==> flow/design.v <==
`timescale 1ns / 1ps
module pcs_10g_enc_64b66b (
    input  wire        clk,
    input  wire        rst_n,
    input  wire [63:0] xgmii_txd,    
    input  wire [7:0]  xgmii_txc,    
    output reg  [65:0] tx_block,      
    output reg         tx_block_valid,
    output reg         encode_error   
);
reg [65:0] block_next;
reg        error_next;
wire [7:0] d0 = xgmii_txd[ 7: 0];
wire [7:0] d1 = xgmii_txd[15: 8];
wire [7:0] d2 = xgmii_txd[23:16];
wire [7:0] d3 = xgmii_txd[31:24];
wire [7:0] d4 = xgmii_txd[39:32];
wire [7:0] d5 = xgmii_txd[47:40];
wire [7:0] d6 = xgmii_txd[55:48];
wire [7:0] d7 = xgmii_txd[63:56];
wire c0 = xgmii_txc[0];
wire c1 = xgmii_txc[1];
wire c2 = xgmii_txc[2];
wire c3 = xgmii_txc[3];
wire c4 = xgmii_txc[4];
wire c5 = xgmii_txc[5];
wire c6 = xgmii_txc[6];
wire c7 = xgmii_txc[7];
function [6:0] ctrl_encode;
    input [7:0] xgmii_char;
    begin
        case (xgmii_char)
            8'h07:   ctrl_encode = 7'h00;
            8'hFE:  ctrl_encode = 7'h1E;
            default:       ctrl_encode = 7'h1E;  
        endcase
    end
endfunction
function [3:0] ocode_encode;
    input [7:0] xgmii_char;
    begin
        case (xgmii_char)
            8'h9C: ocode_encode = 4'h0;
            8'h5C: ocode_encode = 4'hF;
            default:       ocode_encode = 4'h0;
        endcase
    end
endfunction
always @(*) begin
    block_next = 66'd0;
    error_next = 1'b0;
    if (xgmii_txc == 8'h00) begin
        block_next = {2'b01, xgmii_txd};
    end else if (c0 && d0 == 8'hFB && xgmii_txc[7:1] == 7'h00) begin
        block_next = {2'b10, 8'h33,
                      d7, d6, d5, d4, d3, d2, d1};
    end else if (c0 && d0 == 8'hFD && xgmii_txc[7:1] == 7'h7F) begin
        block_next = {2'b10, 8'h87,
                      ctrl_encode(d7), ctrl_encode(d6),
                      ctrl_encode(d5), ctrl_encode(d4),
                      ctrl_encode(d3), ctrl_encode(d2),
                      ctrl_encode(d1), 7'b0};
    end else if (!c0 && c1 && d1 == 8'hFD && xgmii_txc[7:2] == 6'h3F) begin
        block_next = {2'b10, 8'h99,
                      ctrl_encode(d7), ctrl_encode(d6),
                      ctrl_encode(d5), ctrl_encode(d4),
                      ctrl_encode(d3), ctrl_encode(d2),
                      d0, 6'b0};
    end else if (xgmii_txc[1:0] == 2'b00 && c2 && d2 == 8'hFD && xgmii_txc[7:3] == 5'h1F) begin
        block_next = {2'b10, 8'hAA,
                      ctrl_encode(d7), ctrl_encode(d6),
                      ctrl_encode(d5), ctrl_encode(d4),
                      ctrl_encode(d3),
                      d1, d0, 5'b0};
    end else if (xgmii_txc[2:0] == 3'b000 && c3 && d3 == 8'hFD && xgmii_txc[7:4] == 4'hF) begin
        block_next = {2'b10, 8'hB4,
                      ctrl_encode(d7), ctrl_encode(d6),
                      ctrl_encode(d5), ctrl_encode(d4),
                      d2, d1, d0, 4'b0};
    end else if (xgmii_txc[3:0] == 4'h0 && c4 && d4 == 8'hFD && xgmii_txc[7:5] == 3'h7) begin
        block_next = {2'b10, 8'hCC,
                      ctrl_encode(d7), ctrl_encode(d6),
                      ctrl_encode(d5),
                      d3, d2, d1, d0, 3'b0};
    end else if (xgmii_txc[4:0] == 5'h00 && c5 && d5 == 8'hFD && xgmii_txc[7:6] == 2'h3) begin
        block_next = {2'b10, 8'hD2,
                      ctrl_encode(d7), ctrl_encode(d6),
                      d4, d3, d2, d1, d0, 2'b0};
    end else if (xgmii_txc[5:0] == 6'h00 && c6 && d6 == 8'hFD && c7) begin
        block_next = {2'b10, 8'hE1,
                      ctrl_encode(d7),
                      d5, d4, d3, d2, d1, d0, 1'b0};
    end else if (xgmii_txc[6:0] == 7'h00 && c7 && d7 == 8'hFD) begin
        block_next = {2'b10, 8'hFF,
                      d6, d5, d4, d3, d2, d1, d0};
    end else if (xgmii_txc == 8'hF0 && c4 && d4 == 8'hFB) begin
        block_next = {2'b10, 8'h78,
                      d7, d6, d5, 4'h0, d3, d2, d1, d0};
    end else if (c0 && (d0 == 8'h9C || d0 == 8'h5C) &&
                 xgmii_txc[3:1] == 3'b000 &&
                 c4 && (d4 == 8'h9C || d4 == 8'h5C) &&
                 xgmii_txc[7:5] == 3'b000) begin
        block_next = {2'b10, 8'h2D,
                      d7, d6, d5, ocode_encode(d4),
                      d3, d2, d1, ocode_encode(d0)};
    end else if (c0 && (d0 == 8'h9C || d0 == 8'h5C) &&
                 xgmii_txc[3:1] == 3'b000 &&
                 c4 && d4 == 8'hFB &&
                 xgmii_txc[7:5] == 3'b000) begin
        block_next = {2'b10, 8'h66,
                      d7, d6, d5, 4'h0, d3, d2, d1, ocode_encode(d0)};
    end else if (xgmii_txc == 8'hFF) begin
        block_next = {2'b10, 8'h1E,
                      ctrl_encode(d7), ctrl_encode(d6),
                      ctrl_encode(d5), ctrl_encode(d4),
                      ctrl_encode(d3), ctrl_encode(d2),
                      ctrl_encode(d1), ctrl_encode(d0)};
    end else begin
        block_next = {2'b10, 8'h1E,
                      7'h1E, 7'h1E, 7'h1E, 7'h1E,
                      7'h1E, 7'h1E, 7'h1E, 7'h1E};
        error_next = 1'b1;
    end
end
always @(posedge clk or negedge rst_n) begin
    if (!rst_n) begin
        tx_block       <= {2'b10, 8'h1E, 56'd0};  
        tx_block_valid <= 1'b0;
        encode_error   <= 1'b0;
    end else begin
        tx_block       <= block_next;
        tx_block_valid <= 1'b1;
        encode_error   <= error_next;
    end
end
endmodule
`timescale 1ns / 1ps
module pcs_10g_scrambler (
    input  wire        clk,
    input  wire        rst_n,
    input  wire [65:0] tx_block_in,
    input  wire        tx_block_valid,
    output reg  [65:0] tx_block_out,
    output reg         tx_block_out_valid
);
reg [57:0] lfsr;
reg [63:0] scrambled_data;
reg [57:0] lfsr_next;
integer i;
always @(*) begin
    lfsr_next = lfsr;
    scrambled_data = 64'd0;
    for (i = 0; i < 64; i = i + 1) begin
        scrambled_data[i] = tx_block_in[i] ^ lfsr_next[38] ^ lfsr_next[57];
        lfsr_next = {lfsr_next[56:0], scrambled_data[i]};
    end
end
always @(posedge clk or negedge rst_n) begin
    if (!rst_n) begin
        lfsr               <= 58'h3FF_FFFF_FFFF_FFFF;  
        tx_block_out       <= 66'd0;
        tx_block_out_valid <= 1'b0;
    end else if (tx_block_valid) begin
        lfsr               <= lfsr_next;
        tx_block_out       <= {tx_block_in[65:64], scrambled_data};
        tx_block_out_valid <= 1'b1;
    end else begin
        tx_block_out_valid <= 1'b0;
    end
end
endmodule
`timescale 1ns / 1ps
module pcs_10g_tx_gearbox (
    input  wire        clk,         
    input  wire        rst_n,
    input  wire [65:0] tx_block,
    input  wire        tx_block_valid,
    output reg  [15:0] tx_data,
    output reg  [1:0]  tx_header,
    output reg         tx_data_valid,
    output wire        tx_ready,     
    input  wire        tx_sequence_done  
);
reg [79:0]  shift_reg;
reg [6:0]   bit_count;      
assign tx_ready = (bit_count <= 7'd16);
reg [1:0] stored_header;
reg       header_valid;
always @(posedge clk or negedge rst_n) begin
    if (!rst_n) begin
        shift_reg    <= 80'd0;
        bit_count    <= 7'd0;
        tx_data      <= 16'd0;
        tx_header    <= 2'b00;
        tx_data_valid <= 1'b0;
        stored_header <= 2'b00;
        header_valid  <= 1'b0;
    end else begin
        tx_data_valid <= 1'b0;
        if (tx_block_valid && tx_ready) begin
            stored_header <= tx_block[65:64];
            header_valid  <= 1'b1;
            shift_reg <= shift_reg | ({16'd0, tx_block[63:0]} << bit_count);
            bit_count <= bit_count + 7'd64;
        end
        if (bit_count >= 7'd16 || (tx_block_valid && tx_ready && (bit_count + 7'd64) >= 7'd16)) begin
            if (bit_count >= 7'd16) begin
                tx_data       <= shift_reg[15:0];
                tx_header     <= header_valid ? stored_header : 2'b01;
                tx_data_valid <= 1'b1;
                header_valid  <= 1'b0;
                shift_reg <= shift_reg >> 16;
                bit_count <= bit_count - 7'd16;
            end
        end
    end
end
endmodule
`timescale 1ns / 1ps
module pcs_10g_rx_gearbox (
    input  wire        clk,
    input  wire        rst_n,
    input  wire [15:0] rx_data,
    input  wire [1:0]  rx_header,
    input  wire        rx_data_valid,
    input  wire        rx_header_valid,
    output reg  [65:0] rx_block,
    output reg         rx_block_valid,
    input  wire        slip            
);
reg [81:0]  shift_reg;        
reg [6:0]   bit_count;
reg [6:0]   slip_offset;      
reg [1:0]   pending_header;
reg         has_header;
always @(posedge clk or negedge rst_n) begin
    if (!rst_n) begin
        shift_reg     <= 82'd0;
        bit_count     <= 7'd0;
        rx_block      <= 66'd0;
        rx_block_valid <= 1'b0;
        slip_offset   <= 7'd0;
        pending_header <= 2'b00;
        has_header    <= 1'b0;
    end else begin
        rx_block_valid <= 1'b0;
        if (slip) begin
            if (bit_count > 0) begin
                shift_reg <= shift_reg >> 1;
                bit_count <= bit_count - 7'd1;
            end
            if (slip_offset == 7'd65)
                slip_offset <= 7'd0;
            else
                slip_offset <= slip_offset + 7'd1;
        end
        if (rx_data_valid) begin
            shift_reg <= shift_reg | ({66'd0, rx_data} << bit_count);
            bit_count <= bit_count + 7'd16;
            if (rx_header_valid) begin
                pending_header <= rx_header;
                has_header     <= 1'b1;
            end
        end
        if (bit_count >= 7'd66) begin
            if (has_header) begin
                rx_block <= {pending_header, shift_reg[63:0]};
                shift_reg <= shift_reg >> 64;
                bit_count <= bit_count - 7'd64;
                has_header <= 1'b0;
            end else begin
                rx_block <= shift_reg[65:0];
                shift_reg <= shift_reg >> 66;
                bit_count <= bit_count - 7'd66;
            end
            rx_block_valid <= 1'b1;
        end
    end
end
endmodule
`timescale 1ns / 1ps
module pcs_10g_block_sync (
    input  wire        clk,
    input  wire        rst_n,
    input  wire [1:0]  rx_sync_header,
    input  wire        rx_valid,
    output reg         block_lock,     
    output reg         slip,           
    output reg         hi_ber,         
    output reg  [15:0] sh_valid_cnt,   
    output reg  [15:0] sh_invalid_cnt  
);
localparam [1:0] ST_LOCK_INIT = 2'd0;
localparam [1:0] ST_RESET_CNT = 2'd1;
localparam [1:0] ST_TEST_SH   = 2'd2;
localparam [1:0] ST_LOCKED    = 2'd3;
reg [1:0] state;
wire sh_valid = (rx_sync_header == 2'b01) || (rx_sync_header == 2'b10);
wire sh_invalid = !sh_valid;
reg [12:0] ber_test_cnt;      
reg [5:0]  ber_bad_cnt;       
always @(posedge clk or negedge rst_n) begin
    if (!rst_n) begin
        state          <= ST_LOCK_INIT;
        block_lock     <= 1'b0;
        slip           <= 1'b0;
        hi_ber         <= 1'b1;
        sh_valid_cnt   <= 16'd0;
        sh_invalid_cnt <= 16'd0;
        ber_test_cnt   <= 13'd0;
        ber_bad_cnt    <= 6'd0;
    end else begin
        slip <= 1'b0;  
        if (rx_valid) begin
            case (state)
                ST_LOCK_INIT: begin
                    block_lock <= 1'b0;
                    hi_ber     <= 1'b1;
                    if (sh_valid) begin
                        state        <= ST_RESET_CNT;
                        sh_valid_cnt <= 16'd1;
                    end else begin
                        slip <= 1'b1;
                    end
                end
                ST_RESET_CNT: begin
                    sh_valid_cnt   <= 16'd1;
                    sh_invalid_cnt <= 16'd0;
                    state          <= ST_TEST_SH;
                end
                ST_TEST_SH: begin
                    if (sh_valid) begin
                        sh_valid_cnt <= sh_valid_cnt + 16'd1;
                        if (sh_valid_cnt >= 64 - 1) begin
                            state      <= ST_LOCKED;
                            block_lock <= 1'b1;
                            hi_ber     <= 1'b0;
                            ber_test_cnt <= 13'd0;
                            ber_bad_cnt  <= 6'd0;
                        end
                    end else begin
                        slip  <= 1'b1;
                        state <= ST_LOCK_INIT;
                        sh_valid_cnt <= 16'd0;
                    end
                end
                ST_LOCKED: begin
                    ber_test_cnt <= ber_test_cnt + 13'd1;
                    if (sh_invalid) begin
                        sh_invalid_cnt <= sh_invalid_cnt + 16'd1;
                        ber_bad_cnt    <= ber_bad_cnt + 6'd1;
                    end
                    if (ber_test_cnt >= 13'd8191) begin
                        if (ber_bad_cnt >= 6'd16) begin
                            hi_ber     <= 1'b1;
                            block_lock <= 1'b0;
                            state      <= ST_LOCK_INIT;
                            sh_valid_cnt   <= 16'd0;
                            sh_invalid_cnt <= 16'd0;
                        end else begin
                            hi_ber <= 1'b0;
                        end
                        ber_test_cnt <= 13'd0;
                        ber_bad_cnt  <= 6'd0;
                    end
                end
                default: state <= ST_LOCK_INIT;
            endcase
        end
    end
end
endmodule
`timescale 1ns / 1ps
module pcs_10g_descrambler (
    input  wire        clk,
    input  wire        rst_n,
    input  wire [65:0] rx_block_in,
    input  wire        rx_block_valid,
    output reg  [65:0] rx_block_out,
    output reg         rx_block_out_valid
);
reg [57:0] lfsr;
reg [63:0] descrambled_data;
reg [57:0] lfsr_next;
integer i;
always @(*) begin
    lfsr_next = lfsr;
    descrambled_data = 64'd0;
    for (i = 0; i < 64; i = i + 1) begin
        descrambled_data[i] = rx_block_in[i] ^ lfsr_next[38] ^ lfsr_next[57];
        lfsr_next = {lfsr_next[56:0], rx_block_in[i]};  
    end
end
always @(posedge clk or negedge rst_n) begin
    if (!rst_n) begin
        lfsr               <= 58'h3FF_FFFF_FFFF_FFFF;
        rx_block_out       <= 66'd0;
        rx_block_out_valid <= 1'b0;
    end else if (rx_block_valid) begin
        lfsr               <= lfsr_next;
        rx_block_out       <= {rx_block_in[65:64], descrambled_data};
        rx_block_out_valid <= 1'b1;
    end else begin
        rx_block_out_valid <= 1'b0;
    end
end
endmodule
`timescale 1ns / 1ps
module pcs_10g_dec_64b66b (
    input  wire        clk,
    input  wire        rst_n,
    input  wire [65:0] rx_block,
    input  wire        rx_block_valid,
    output reg  [63:0] xgmii_rxd,
    output reg  [7:0]  xgmii_rxc,
    output reg         decode_error,    
    output reg         rx_data_valid
);
wire [1:0]  sync_header   = rx_block[65:64];
wire [7:0]  block_type    = rx_block[63:56];
wire [55:0] block_payload = rx_block[55:0];
wire [63:0] data_payload  = rx_block[63:0];
function [7:0] ctrl_decode;
    input [6:0] code;
    begin
        case (code)
            7'h00:    ctrl_decode = 8'h07;
            7'h1E:   ctrl_decode = 8'hFE;
            7'h06:     ctrl_decode = 8'h07;
            default:       ctrl_decode = 8'hFE;
        endcase
    end
endfunction
function [7:0] ocode_decode;
    input [3:0] code;
    begin
        case (code)
            4'h0: ocode_decode = 8'h9C;
            4'hF: ocode_decode = 8'h5C;
            default:    ocode_decode = 8'h9C;
        endcase
    end
endfunction
reg [63:0] rxd_next;
reg [7:0]  rxc_next;
reg        err_next;
always @(*) begin
    rxd_next = {8{8'hFE}};
    rxc_next = 8'hFF;
    err_next = 1'b0;
    if (!rx_block_valid) begin
        rxd_next = {8{8'h07}};
        rxc_next = 8'hFF;
    end else if (sync_header == 2'b01) begin
        rxd_next = data_payload;
        rxc_next = 8'h00;
    end else if (sync_header == 2'b10) begin
        case (block_type)
            8'h1E: begin
                rxd_next = {ctrl_decode(block_payload[55:49]),   
                            ctrl_decode(block_payload[48:42]),   
                            ctrl_decode(block_payload[41:35]),   
                            ctrl_decode(block_payload[34:28]),   
                            ctrl_decode(block_payload[27:21]),   
                            ctrl_decode(block_payload[20:14]),   
                            ctrl_decode(block_payload[13: 7]),   
                            ctrl_decode(block_payload[ 6: 0])};  
                rxc_next = 8'hFF;
            end
            8'h33: begin
                rxd_next = {block_payload[55:48],   
                            block_payload[47:40],   
                            block_payload[39:32],   
                            block_payload[31:24],   
                            block_payload[23:16],   
                            block_payload[15: 8],   
                            block_payload[ 7: 0],   
                            8'hFB};          
                rxc_next = 8'h01;
            end
            8'h2D: begin
                rxd_next = {block_payload[55:48],                
                            block_payload[47:40],                
                            block_payload[39:32],                
                            ocode_decode(block_payload[31:28]),  
                            block_payload[27:20],                
                            block_payload[19:12],                
                            block_payload[11: 4],                
                            ocode_decode(block_payload[ 3: 0])}; 
                rxc_next = 8'h11;
            end
            8'h66: begin
                rxd_next = {block_payload[55:48],                
                            block_payload[47:40],                
                            block_payload[39:32],                
                            8'hFB,                        
                            block_payload[27:20],                
                            block_payload[19:12],                
                            block_payload[11: 4],                
                            ocode_decode(block_payload[ 3: 0])}; 
                rxc_next = 8'h11;
            end
            8'h78: begin
                rxd_next = {block_payload[55:48],   
                            block_payload[47:40],   
                            block_payload[39:32],   
                            8'hFB,           
                            block_payload[27:20],   
                            block_payload[19:12],   
                            block_payload[11: 4],   
                            block_payload[ 3: 0], 4'b0};  
                rxc_next = 8'h10;
            end
            8'h87: begin
                rxd_next = {ctrl_decode(block_payload[55:49]),   
                            ctrl_decode(block_payload[48:42]),   
                            ctrl_decode(block_payload[41:35]),   
                            ctrl_decode(block_payload[34:28]),   
                            ctrl_decode(block_payload[27:21]),   
                            ctrl_decode(block_payload[20:14]),   
                            ctrl_decode(block_payload[13: 7]),   
                            8'hFD};                        
                rxc_next = 8'hFF;
            end
            8'h99: begin
                rxd_next = {ctrl_decode(block_payload[55:49]),   
                            ctrl_decode(block_payload[48:42]),   
                            ctrl_decode(block_payload[41:35]),   
                            ctrl_decode(block_payload[34:28]),   
                            ctrl_decode(block_payload[27:21]),   
                            ctrl_decode(block_payload[20:14]),   
                            8'hFD,                         
                            block_payload[13:6]};                 
                rxc_next = 8'hFE;
            end
            8'hAA: begin
                rxd_next = {ctrl_decode(block_payload[55:49]),   
                            ctrl_decode(block_payload[48:42]),   
                            ctrl_decode(block_payload[41:35]),   
                            ctrl_decode(block_payload[34:28]),   
                            ctrl_decode(block_payload[27:21]),   
                            8'hFD,                         
                            block_payload[20:13],                 
                            block_payload[12: 5]};                
                rxc_next = 8'hFC;
            end
            8'hB4: begin
                rxd_next = {ctrl_decode(block_payload[55:49]),   
                            ctrl_decode(block_payload[48:42]),   
                            ctrl_decode(block_payload[41:35]),   
                            ctrl_decode(block_payload[34:28]),   
                            8'hFD,                         
                            block_payload[27:20],                 
                            block_payload[19:12],                 
                            block_payload[11: 4]};                
                rxc_next = 8'hF8;
            end
            8'hCC: begin
                rxd_next = {ctrl_decode(block_payload[55:49]),   
                            ctrl_decode(block_payload[48:42]),   
                            ctrl_decode(block_payload[41:35]),   
                            8'hFD,                         
                            block_payload[34:27],                 
                            block_payload[26:19],                 
                            block_payload[18:11],                 
                            block_payload[10: 3]};                
                rxc_next = 8'hF0;
            end
            8'hD2: begin
                rxd_next = {ctrl_decode(block_payload[55:49]),   
                            ctrl_decode(block_payload[48:42]),   
                            8'hFD,                         
                            block_payload[41:34],                 
                            block_payload[33:26],                 
                            block_payload[25:18],                 
                            block_payload[17:10],                 
                            block_payload[ 9: 2]};                
                rxc_next = 8'hE0;
            end
            8'hE1: begin
                rxd_next = {ctrl_decode(block_payload[55:49]),   
                            8'hFD,                         
                            block_payload[48:41],                 
                            block_payload[40:33],                 
                            block_payload[32:25],                 
                            block_payload[24:17],                 
                            block_payload[16: 9],                 
                            block_payload[ 8: 1]};                
                rxc_next = 8'hC0;
            end
            8'hFF: begin
                rxd_next = {8'hFD,                         
                            block_payload[55:48],                 
                            block_payload[47:40],                 
                            block_payload[39:32],                 
                            block_payload[31:24],                 
                            block_payload[23:16],                 
                            block_payload[15: 8],                 
                            block_payload[ 7: 0]};                
                rxc_next = 8'h80;
            end
            default: begin
                rxd_next = {8{8'hFE}};
                rxc_next = 8'hFF;
                err_next = 1'b1;
            end
        endcase
    end else begin
        rxd_next = {8{8'hFE}};
        rxc_next = 8'hFF;
        err_next = 1'b1;
    end
end
always @(posedge clk or negedge rst_n) begin
    if (!rst_n) begin
        xgmii_rxd    <= {8{8'h07}};
        xgmii_rxc    <= 8'hFF;
        decode_error  <= 1'b0;
        rx_data_valid <= 1'b0;
    end else begin
        xgmii_rxd    <= rxd_next;
        xgmii_rxc    <= rxc_next;
        decode_error  <= err_next;
        rx_data_valid <= rx_block_valid;
    end
end
endmodule
`timescale 1ns / 1ps
module pcs_10g_ber_monitor (
    input  wire        clk,
    input  wire        rst_n,
    input  wire        block_lock,
    input  wire        hi_ber,
    input  wire [15:0] sh_invalid_cnt,
    input  wire        rx_decode_error,
    output reg         pcs_status,        
    output reg         pcs_status_ll,     
    input  wire        status_read,       
    output reg  [15:0] ber_count,         
    output reg  [7:0]  errored_block_count,  
    output reg         rx_link_up         
);
wire pcs_status_raw = block_lock & ~hi_ber;
localparam LINK_TIMER_MAX = 23'd6440000;
reg [22:0] link_timer;
always @(posedge clk or negedge rst_n) begin
    if (!rst_n) begin
        pcs_status        <= 1'b0;
        pcs_status_ll     <= 1'b0;
        ber_count         <= 16'd0;
        errored_block_count <= 8'd0;
        rx_link_up        <= 1'b0;
        link_timer        <= 23'd0;
    end else begin
        pcs_status <= pcs_status_raw;
        if (!pcs_status_raw) begin
            pcs_status_ll <= 1'b0;
        end else if (status_read) begin
            pcs_status_ll <= pcs_status_raw;
        end else if (!pcs_status_ll && pcs_status_raw) begin
            pcs_status_ll <= 1'b1;
        end
        if (!block_lock) begin
            ber_count <= 16'd0;
        end else if (hi_ber) begin
            if (ber_count != 16'hFFFF)  
                ber_count <= ber_count + 16'd1;
        end
        if (!block_lock) begin
            errored_block_count <= 8'd0;
        end else if (rx_decode_error) begin
            if (errored_block_count != 8'hFF)
                errored_block_count <= errored_block_count + 8'd1;
        end
        if (pcs_status_raw) begin
            if (link_timer >= LINK_TIMER_MAX) begin
                rx_link_up <= 1'b1;
            end else begin
                link_timer <= link_timer + 23'd1;
            end
        end else begin
            rx_link_up <= 1'b0;
            link_timer <= 23'd0;
        end
    end
end
endmodule
`timescale 1ns / 1ps
module pcs_10g_top #(
    parameter INIT_IDLE_DISPATCH = 1   
) (
    input  wire        clk,            
    input  wire        rst_n,          
    input  wire [63:0] xgmii_txd,      
    input  wire [7:0]  xgmii_txc,      
    output wire [63:0] xgmii_rxd,      
    output wire [7:0]  xgmii_rxc,      
    output wire [15:0] gth_txdata,     
    output wire [1:0]  gth_txheader,   
    output wire        gth_txdata_valid,
    input  wire [15:0] gth_rxdata,     
    input  wire [1:0]  gth_rxheader,   
    input  wire        gth_rxdata_valid,
    input  wire        gth_rxheader_valid,
    output wire        gth_txsequence_done,  
    input  wire        gth_rxgearboxslip,    
    output wire        block_lock,     
    output wire        hi_ber,         
    output wire        pcs_status,     
    output wire        rx_link_up,     
    output wire        tx_encode_err,  
    output wire        rx_decode_err,  
    output wire [15:0] ber_count,      
    output wire [7:0]  errored_blocks, 
    input  wire        status_read,    
    output wire        pcs_status_ll   
);
wire [65:0] enc_block;
wire        enc_valid;
wire        enc_error;
pcs_10g_enc_64b66b u_encoder (
    .clk            (clk),
    .rst_n          (rst_n),
    .xgmii_txd      (xgmii_txd),
    .xgmii_txc      (xgmii_txc),
    .tx_block        (enc_block),
    .tx_block_valid  (enc_valid),
    .encode_error    (enc_error)
);
assign tx_encode_err = enc_error;
wire [65:0] scr_block;
wire        scr_valid;
pcs_10g_scrambler u_scrambler (
    .clk              (clk),
    .rst_n            (rst_n),
    .tx_block_in       (enc_block),
    .tx_block_valid    (enc_valid),
    .tx_block_out      (scr_block),
    .tx_block_out_valid(scr_valid)
);
pcs_10g_tx_gearbox u_tx_gearbox (
    .clk              (clk),
    .rst_n            (rst_n),
    .tx_block          (scr_block),
    .tx_block_valid    (scr_valid),
    .tx_data           (gth_txdata),
    .tx_header         (gth_txheader),
    .tx_data_valid     (gth_txdata_valid),
    .tx_ready          (),
    .tx_sequence_done  (1'b1)
);
assign gth_txsequence_done = 1'b1;
wire [65:0] rgbox_block;
wire        rgbox_valid;
wire        slip_cmd;
pcs_10g_rx_gearbox u_rx_gearbox (
    .clk              (clk),
    .rst_n            (rst_n),
    .rx_data           (gth_rxdata),
    .rx_header         (gth_rxheader),
    .rx_data_valid     (gth_rxdata_valid),
    .rx_header_valid   (gth_rxheader_valid),
    .rx_block          (rgbox_block),
    .rx_block_valid    (rgbox_valid),
    .slip              (slip_cmd)
);
wire        blk_lock;
wire        blk_hi_ber;
wire [15:0] blk_sh_valid;
wire [15:0] blk_sh_invalid;
pcs_10g_block_sync u_block_sync (
    .clk              (clk),
    .rst_n            (rst_n),
    .rx_sync_header    (rgbox_block[65:64]),
    .rx_valid          (rgbox_valid),
    .block_lock        (blk_lock),
    .slip              (slip_cmd),
    .hi_ber            (blk_hi_ber),
    .sh_valid_cnt      (blk_sh_valid),
    .sh_invalid_cnt    (blk_sh_invalid)
);
assign block_lock = blk_lock;
assign hi_ber     = blk_hi_ber;
wire [65:0] dscr_block;
wire        dscr_valid;
pcs_10g_descrambler u_descrambler (
    .clk                (clk),
    .rst_n              (rst_n),
    .rx_block_in         (rgbox_block),
    .rx_block_valid      (rgbox_valid & blk_lock),
    .rx_block_out        (dscr_block),
    .rx_block_out_valid  (dscr_valid)
);
wire [63:0] dec_rxd;
wire [7:0]  dec_rxc;
wire        dec_error;
wire        dec_valid;
pcs_10g_dec_64b66b u_decoder (
    .clk              (clk),
    .rst_n            (rst_n),
    .rx_block          (dscr_block),
    .rx_block_valid    (dscr_valid),
    .xgmii_rxd         (dec_rxd),
    .xgmii_rxc         (dec_rxc),
    .decode_error      (dec_error),
    .rx_data_valid     (dec_valid)
);
assign xgmii_rxd   = dec_rxd;
assign xgmii_rxc   = dec_rxc;
assign rx_decode_err = dec_error;
pcs_10g_ber_monitor u_ber_monitor (
    .clk                 (clk),
    .rst_n               (rst_n),
    .block_lock          (blk_lock),
    .hi_ber              (blk_hi_ber),
    .sh_invalid_cnt      (blk_sh_invalid),
    .rx_decode_error     (dec_error),
    .pcs_status          (pcs_status),
    .pcs_status_ll       (pcs_status_ll),
    .status_read         (status_read),
    .ber_count           (ber_count),
    .errored_block_count (errored_blocks),
    .rx_link_up          (rx_link_up)
);
endmodule
From RTL to reports: pcs_10g_top
The steps from the RTL of pcs_10g_top to its reports follow in flow order.
Lines are those of the file above, counted from 1.
Operators carry their Yosys type and port widths (W data, S select, Z words).
Not given: n/a
Inputs
  top module: pcs_10g_top
  clock port: clk
  standard-cell library: sky130hd
  library corner: tt_025C_1v80

Word level
Source: Yosys, flattened and elaborated, memories not mapped. Widths are those after wreduce. Registers that Yosys merges into a memory's read port (data or address) are not register bits. Print and check cells do not count. Equal cells are merged and count once.
Cells by class
  $add $sub $neg: 12
  eq/ne operators: 76
  reductions and logical operators: 88
  shift-type cells: 2
  order comparisons: 9
  bitwise operators: 261
  muxes and demuxes: 136
Operator list (number)
  $mux W66: 14
  $pmux W64 S13: 1
  $mux W82: 4
  $xor A1 B1 Y1: 256
  $mux W80: 3
  $mux W64: 3
  $eq A8 B8 Y1 const B: 22
  $mux W8: 16
  $mux W16: 7
  $shl A16 B7 Y82: 1
  $or A82 B82 Y82: 1
  $shl A64 B7 Y80: 1
  $or A80 B80 Y80: 1
  $pmux W8 S10: 1
  $logic_not A7 Y1: 10
  $eq A8 B3 Y1 const B: 8
  $pmux W16 S4: 1
  $eq A7 B3 Y1 const B: 8
  $mux W7: 8
  $mux W54: 1
  $mux W23: 2
  $mux W1: 46
  $mux W5: 8
  $mux W13: 3
  $logic_and A1 B1 Y1: 36
  $add A16 B1 Y16 const B: 2
  $eq A8 B7 Y1 const B: 4
  $pmux W13 S2: 1
Not listed: further kinds 57, cells in them 115.
Storage and ports
  input port bits: 96
  output and inout bits: 123
  register bits after elaboration: 749

Longest topological paths
Depth = most cells in a row (Yosys ltp): at word level without a register or memory, in the mapped netlist without a sequential cell, where the memories' decode and read muxes count.
Depth
  word-level depth: 20
  ABC_AREA: 1
  gate-level depth with buffers: 19

After synthesis
The flow's flattened synthesis, as Yosys stat reports it; memories are mapped. The netlist is that of the ABC_AREA named above (0 if unset); the other value can give another one.
Cells by type (number)
  sky130_fd_sc_hd__dfrtp_1: 592
  sky130_fd_sc_hd__nand2_1: 1544
  sky130_fd_sc_hd__dfstp_2: 155
  sky130_fd_sc_hd__o21ai_0: 494
  sky130_fd_sc_hd__a21oi_1: 397
  sky130_fd_sc_hd__nor2_1: 489
  sky130_fd_sc_hd__inv_1: 465
  sky130_fd_sc_hd__o22ai_1: 187
  sky130_fd_sc_hd__xor2_1: 118
  sky130_fd_sc_hd__xnor2_1: 112
  sky130_fd_sc_hd__nand3_1: 173
  sky130_fd_sc_hd__clkbuf_1: 190
  sky130_fd_sc_hd__o211ai_1: 55
  sky130_fd_sc_hd__nor3_1: 82
  sky130_fd_sc_hd__nand4_1: 65
  sky130_fd_sc_hd__buf_2: 58
  sky130_fd_sc_hd__o31ai_1: 36
  sky130_fd_sc_hd__a22oi_1: 34
Not listed: further types 57, cells in them 431.
Mapped netlist
  mapped flip-flops: 747
  area of sequential cells: 18886.9 um^2
  mapped cells: 5677
  buffers: 296
  chip area (Yosys): 42806.1 um^2

Worst setup path after synthesis
Source: OpenSTA report_checks on the synthesized netlist (no wires, ideal clock, input and output delay 20% of the period each), path of least setup slack; recovery checks are left aside. Register names are those of the netlist, which keeps one name where synthesis merged equal registers.
Timing post-synthesis
  kind: register to register
  start: register u_rx_gearbox.bit_count[4]
  end: register u_rx_gearbox.shift_reg[36]
  time at the first pin: 0 ps
  period: 5000 ps
  library setup time: 118 ps
  path slack: 2425 ps
  arrival: 2457 ps
  delay of the path: 2575 ps
  buffers on the path: 4
  stages: 19
  synthesis period reached: 2575 ps
"delay of the path" is the arrival time less input delay plus setup time.
"stages" counts driving pins, that of a launching flip-flop among them; a cell with two outputs on the path counts twice.
"synthesis period reached" is the clock period less the worst setup slack; recovery checks do not enter. This is arithmetic on one report: input and output delays are still those of the set period (20% each).
Between the ends stands the longest chain of elaborated cells between them, by number of cells; it is not shown to be the way that was timed. Of several equally long chains one is given.
A line is the first line of the expression or statement that the cell stems from. Yosys adds cells for indexed reads and writes and turns some case tables into memories.
A register here has more assigning lines than the two given.
On the way, post-synthesis
  path through: sky130_fd_sc_hd__dfrtp_1 sky130_fd_sc_hd__buf_2 sky130_fd_sc_hd__inv_1 sky130_fd_sc_hd__clkbuf_1 sky130_fd_sc_hd__clkbuf_1 sky130_fd_sc_hd__ha_1 sky130_fd_sc_hd__nand2_1 sky130_fd_sc_hd__inv_2 sky130_fd_sc_hd__nand2_2 sky130_fd_sc_hd__nand2_4 sky130_fd_sc_hd__nand2_8 sky130_fd_sc_hd__nand2_4 sky130_fd_sc_hd__inv_4 sky130_fd_sc_hd__nand2_4 sky130_fd_sc_hd__inv_4 sky130_fd_sc_hd__nor2_8 sky130_fd_sc_hd__inv_6 sky130_fd_sc_hd__buf_6 sky130_fd_sc_hd__a21o_1
  length of the longest elaborated chain: 5
Ends and longest elaborated chain, post-synthesis
  start: declaration: RTL line 232  | reg [6:0]   bit_count;
  start: assignment: RTL line 250  | bit_count <= bit_count - 7'd1;
  start: assignment: RTL line 259  | bit_count <= bit_count + 7'd16;
  $gt A7 B1 Y1: RTL line 248  | if (bit_count > 0) begin
  $mux W82: RTL line 248
  $mux W82: RTL line 247  | if (slip) begin
  $mux W82: RTL line 257  | if (rx_data_valid) begin
  $mux W82: RTL line 265  | if (bit_count >= 7'd66) begin
  end: assignment: RTL line 258  | shift_reg <= shift_reg | ({66'd0, rx_data} << bit_count);
  end: assignment: RTL line 268  | shift_reg <= shift_reg >> 64;
  end: declaration: RTL line 231  | reg [81:0]  shift_reg;

Path in the finished layout
Path of least setup slack in the final report of run 4 (OpenROAD, finished layout, wires in). Where an end is a register, its clock arrival counts in the times.
The report prints the path's times to 10 ps; the period is as set.
Timing post-layout
  kind: input to register
  start: input xgmii_txd[25]
  end: register u_encoder.tx_block[42]
  arrival: 3870 ps
  buffers on the path: 2
  stages: 10
  external input delay: 650 ps
  time at the first pin: 650 ps
  library setup time: 130 ps
  path slack: 30 ps
  period: 3240 ps
Between the ends stands the longest chain of elaborated cells between them, by number of cells; it is not shown to be the way that was timed. Of several equally long chains one is given.
On the way, post-layout
  path through: sky130_fd_sc_hd__clkdlybuf4s50_1 sky130_fd_sc_hd__inv_1 sky130_fd_sc_hd__nand3_1 sky130_fd_sc_hd__nor2_1 sky130_fd_sc_hd__nand3_1 sky130_fd_sc_hd__buf_2 sky130_fd_sc_hd__nand3_1 sky130_fd_sc_hd__nor2_1 sky130_fd_sc_hd__nand3b_1 sky130_fd_sc_hd__a31oi_1
  length of the longest elaborated chain: 9
Ends and longest elaborated chain, post-layout
  start: declaration: RTL line 694  | input  wire [63:0] xgmii_txd,
  $eq A8 B8 Y1: RTL line 75  | end else if (xgmii_txc[2:0] == 3'b000 && c3 && d3 == 8'hFD && xgmii_txc[7:4] == 4'hF) begin
  $logic_and A1 B1 Y1 x2: RTL line 75
  $mux W66: RTL line 75
  $mux W66: RTL line 69  | end else if (xgmii_txc[1:0] == 2'b00 && c2 && d2 == 8'hFD && xgmii_txc[7:3] == 5'h1F) begin
  $mux W66: RTL line 63  | end else if (!c0 && c1 && d1 == 8'hFD && xgmii_txc[7:2] == 6'h3F) begin
  $mux W66: RTL line 57  | end else if (c0 && d0 == 8'hFD && xgmii_txc[7:1] == 7'h7F) begin
  $mux W66: RTL line 54  | end else if (c0 && d0 == 8'hFB && xgmii_txc[7:1] == 7'h00) begin
  $mux W66: RTL line 52  | if (xgmii_txc == 8'h00) begin
  end: assignment: RTL line 127  | tx_block       <= {2'b10, 8'h1E, 56'd0};
  end: assignment: RTL line 131  | tx_block       <= block_next;
  end: declaration: RTL line 7  | output reg  [65:0] tx_block,

Wiki page: pcs_10g_top / flow data

Design pcs_10g_top on sky130hd. What follows are 5 stored runs of the flow, each under its own settings; their order means nothing. The constraints put input and output delay at 20% of the set period each and load the outputs with 0.01 pF.
"clock period achieved" is the run's clock period less its worst setup slack. It is reckoned from that one timing run; input and output delays stay at 20% of the period that was set.
"allowed time less slack (worst setup path)" means the part of the period allowed to the worst setup path (the constraints hold back 20% at inputs and 20% at outputs) less its slack; where the path has registers, the arrival times of their clocks count too.
"total power after layout" is the tool's figure for a default switching activity; nothing was simulated.
"allowed time less slack (worst setup path)" is known to 10 ps.

==> run 1: settings <==
{ "ABC_AREA": 1, "CELL_PAD_IN_SITES_GLOBAL_PLACEMENT": 3, "CORE_MARGIN": 5, "CORE_UTILIZATION": 63, "CTS_CLUSTER_DIAMETER": 60, "CTS_CLUSTER_SIZE": 67, "GPL_ROUTABILITY_DRIVEN": 0, "GPL_TIMING_DRIVEN": 0, "HOLD_SLACK_MARGIN": 0.0, "MAX_ROUTING_LAYER": "met5", "MIN_ROUTING_LAYER": "met2", "PLACE_DENSITY_LB_ADDON": 0.02, "SETUP_SLACK_MARGIN": 0.09, "SLEW_MARGIN": 25, "TNS_END_PERCENT": 85, "period_ns": 5.06, "CAP_MARGIN": 20 }
==> run 1: results <==
stopped before the end: placement reported FLW-0024

==> run 2: settings <==
{ "CELL_PAD_IN_SITES_GLOBAL_PLACEMENT": 1, "CORE_UTILIZATION": 70, "CTS_CLUSTER_SIZE": 70, "GPL_TIMING_DRIVEN": 1, "HOLD_SLACK_MARGIN": 0.27, "MAX_ROUTING_LAYER": "met5", "PLACE_DENSITY_LB_ADDON": 0.11, "SETUP_SLACK_MARGIN": 0.12, "SLEW_MARGIN": 40, "TNS_END_PERCENT": 80, "period_ns": 2.99, "CAP_MARGIN": 20, "CORE_MARGIN": 2 }
==> run 2: results <==
stopped before the end: placement reported FLW-0024

==> run 3: settings <==
{ "ABC_AREA": 0, "CAP_MARGIN": 15, "CELL_PAD_IN_SITES_DETAIL_PLACEMENT": 2, "CELL_PAD_IN_SITES_GLOBAL_PLACEMENT": 2, "CORE_UTILIZATION": 46, "CTS_CLUSTER_SIZE": 53, "GPL_TIMING_DRIVEN": 1, "PLACE_DENSITY_LB_ADDON": 0.07, "SETUP_SLACK_MARGIN": 0.25, "SLEW_MARGIN": 25, "period_ns": 2.62, "CORE_MARGIN": 2 }
==> run 3: results <==
stopped before the end: clock tree synthesis reported DPL-0033

==> run 4: settings <==
{ "ABC_AREA": 1, "CELL_PAD_IN_SITES_GLOBAL_PLACEMENT": 2, "CORE_UTILIZATION": 15, "CTS_CLUSTER_DIAMETER": 60, "GPL_ROUTABILITY_DRIVEN": 0, "GPL_TIMING_DRIVEN": 0, "PLACE_DENSITY_LB_ADDON": 0.02, "SLEW_MARGIN": 25, "period_ns": 3.24, "CAP_MARGIN": 20, "CORE_MARGIN": 2 }
==> run 4: results <==
mapped cell area after synthesis: 42806.1 um^2
die area: 289665.0 um^2
standard-cell area of the final layout: 54691.2 um^2
utilization of the finished layout: 19.2 %
smallest setup slack: 26 ps
final setup TNS: 0 ps
lowest hold slack: 280 ps
total power after layout: 0.043809 W
clock period achieved: 3214 ps
allowed time less slack (worst setup path): 2570 ps
worst setup path kind: input to register

==> run 5: settings <==
{ "ABC_AREA": 1, "CELL_PAD_IN_SITES_GLOBAL_PLACEMENT": 2, "CORE_UTILIZATION": 63, "CTS_CLUSTER_DIAMETER": 60, "CTS_CLUSTER_SIZE": 67, "GPL_ROUTABILITY_DRIVEN": 0, "GPL_TIMING_DRIVEN": 0, "HOLD_SLACK_MARGIN": 0.19, "MIN_ROUTING_LAYER": "met2", "PLACE_DENSITY_LB_ADDON": 0.02, "SETUP_SLACK_MARGIN": 0.09, "SLEW_MARGIN": 25, "TNS_END_PERCENT": 85, "period_ns": 3.24, "CAP_MARGIN": 20, "CORE_MARGIN": 2 }
==> run 5: results <==
stopped before the end: placement reported FLW-0024
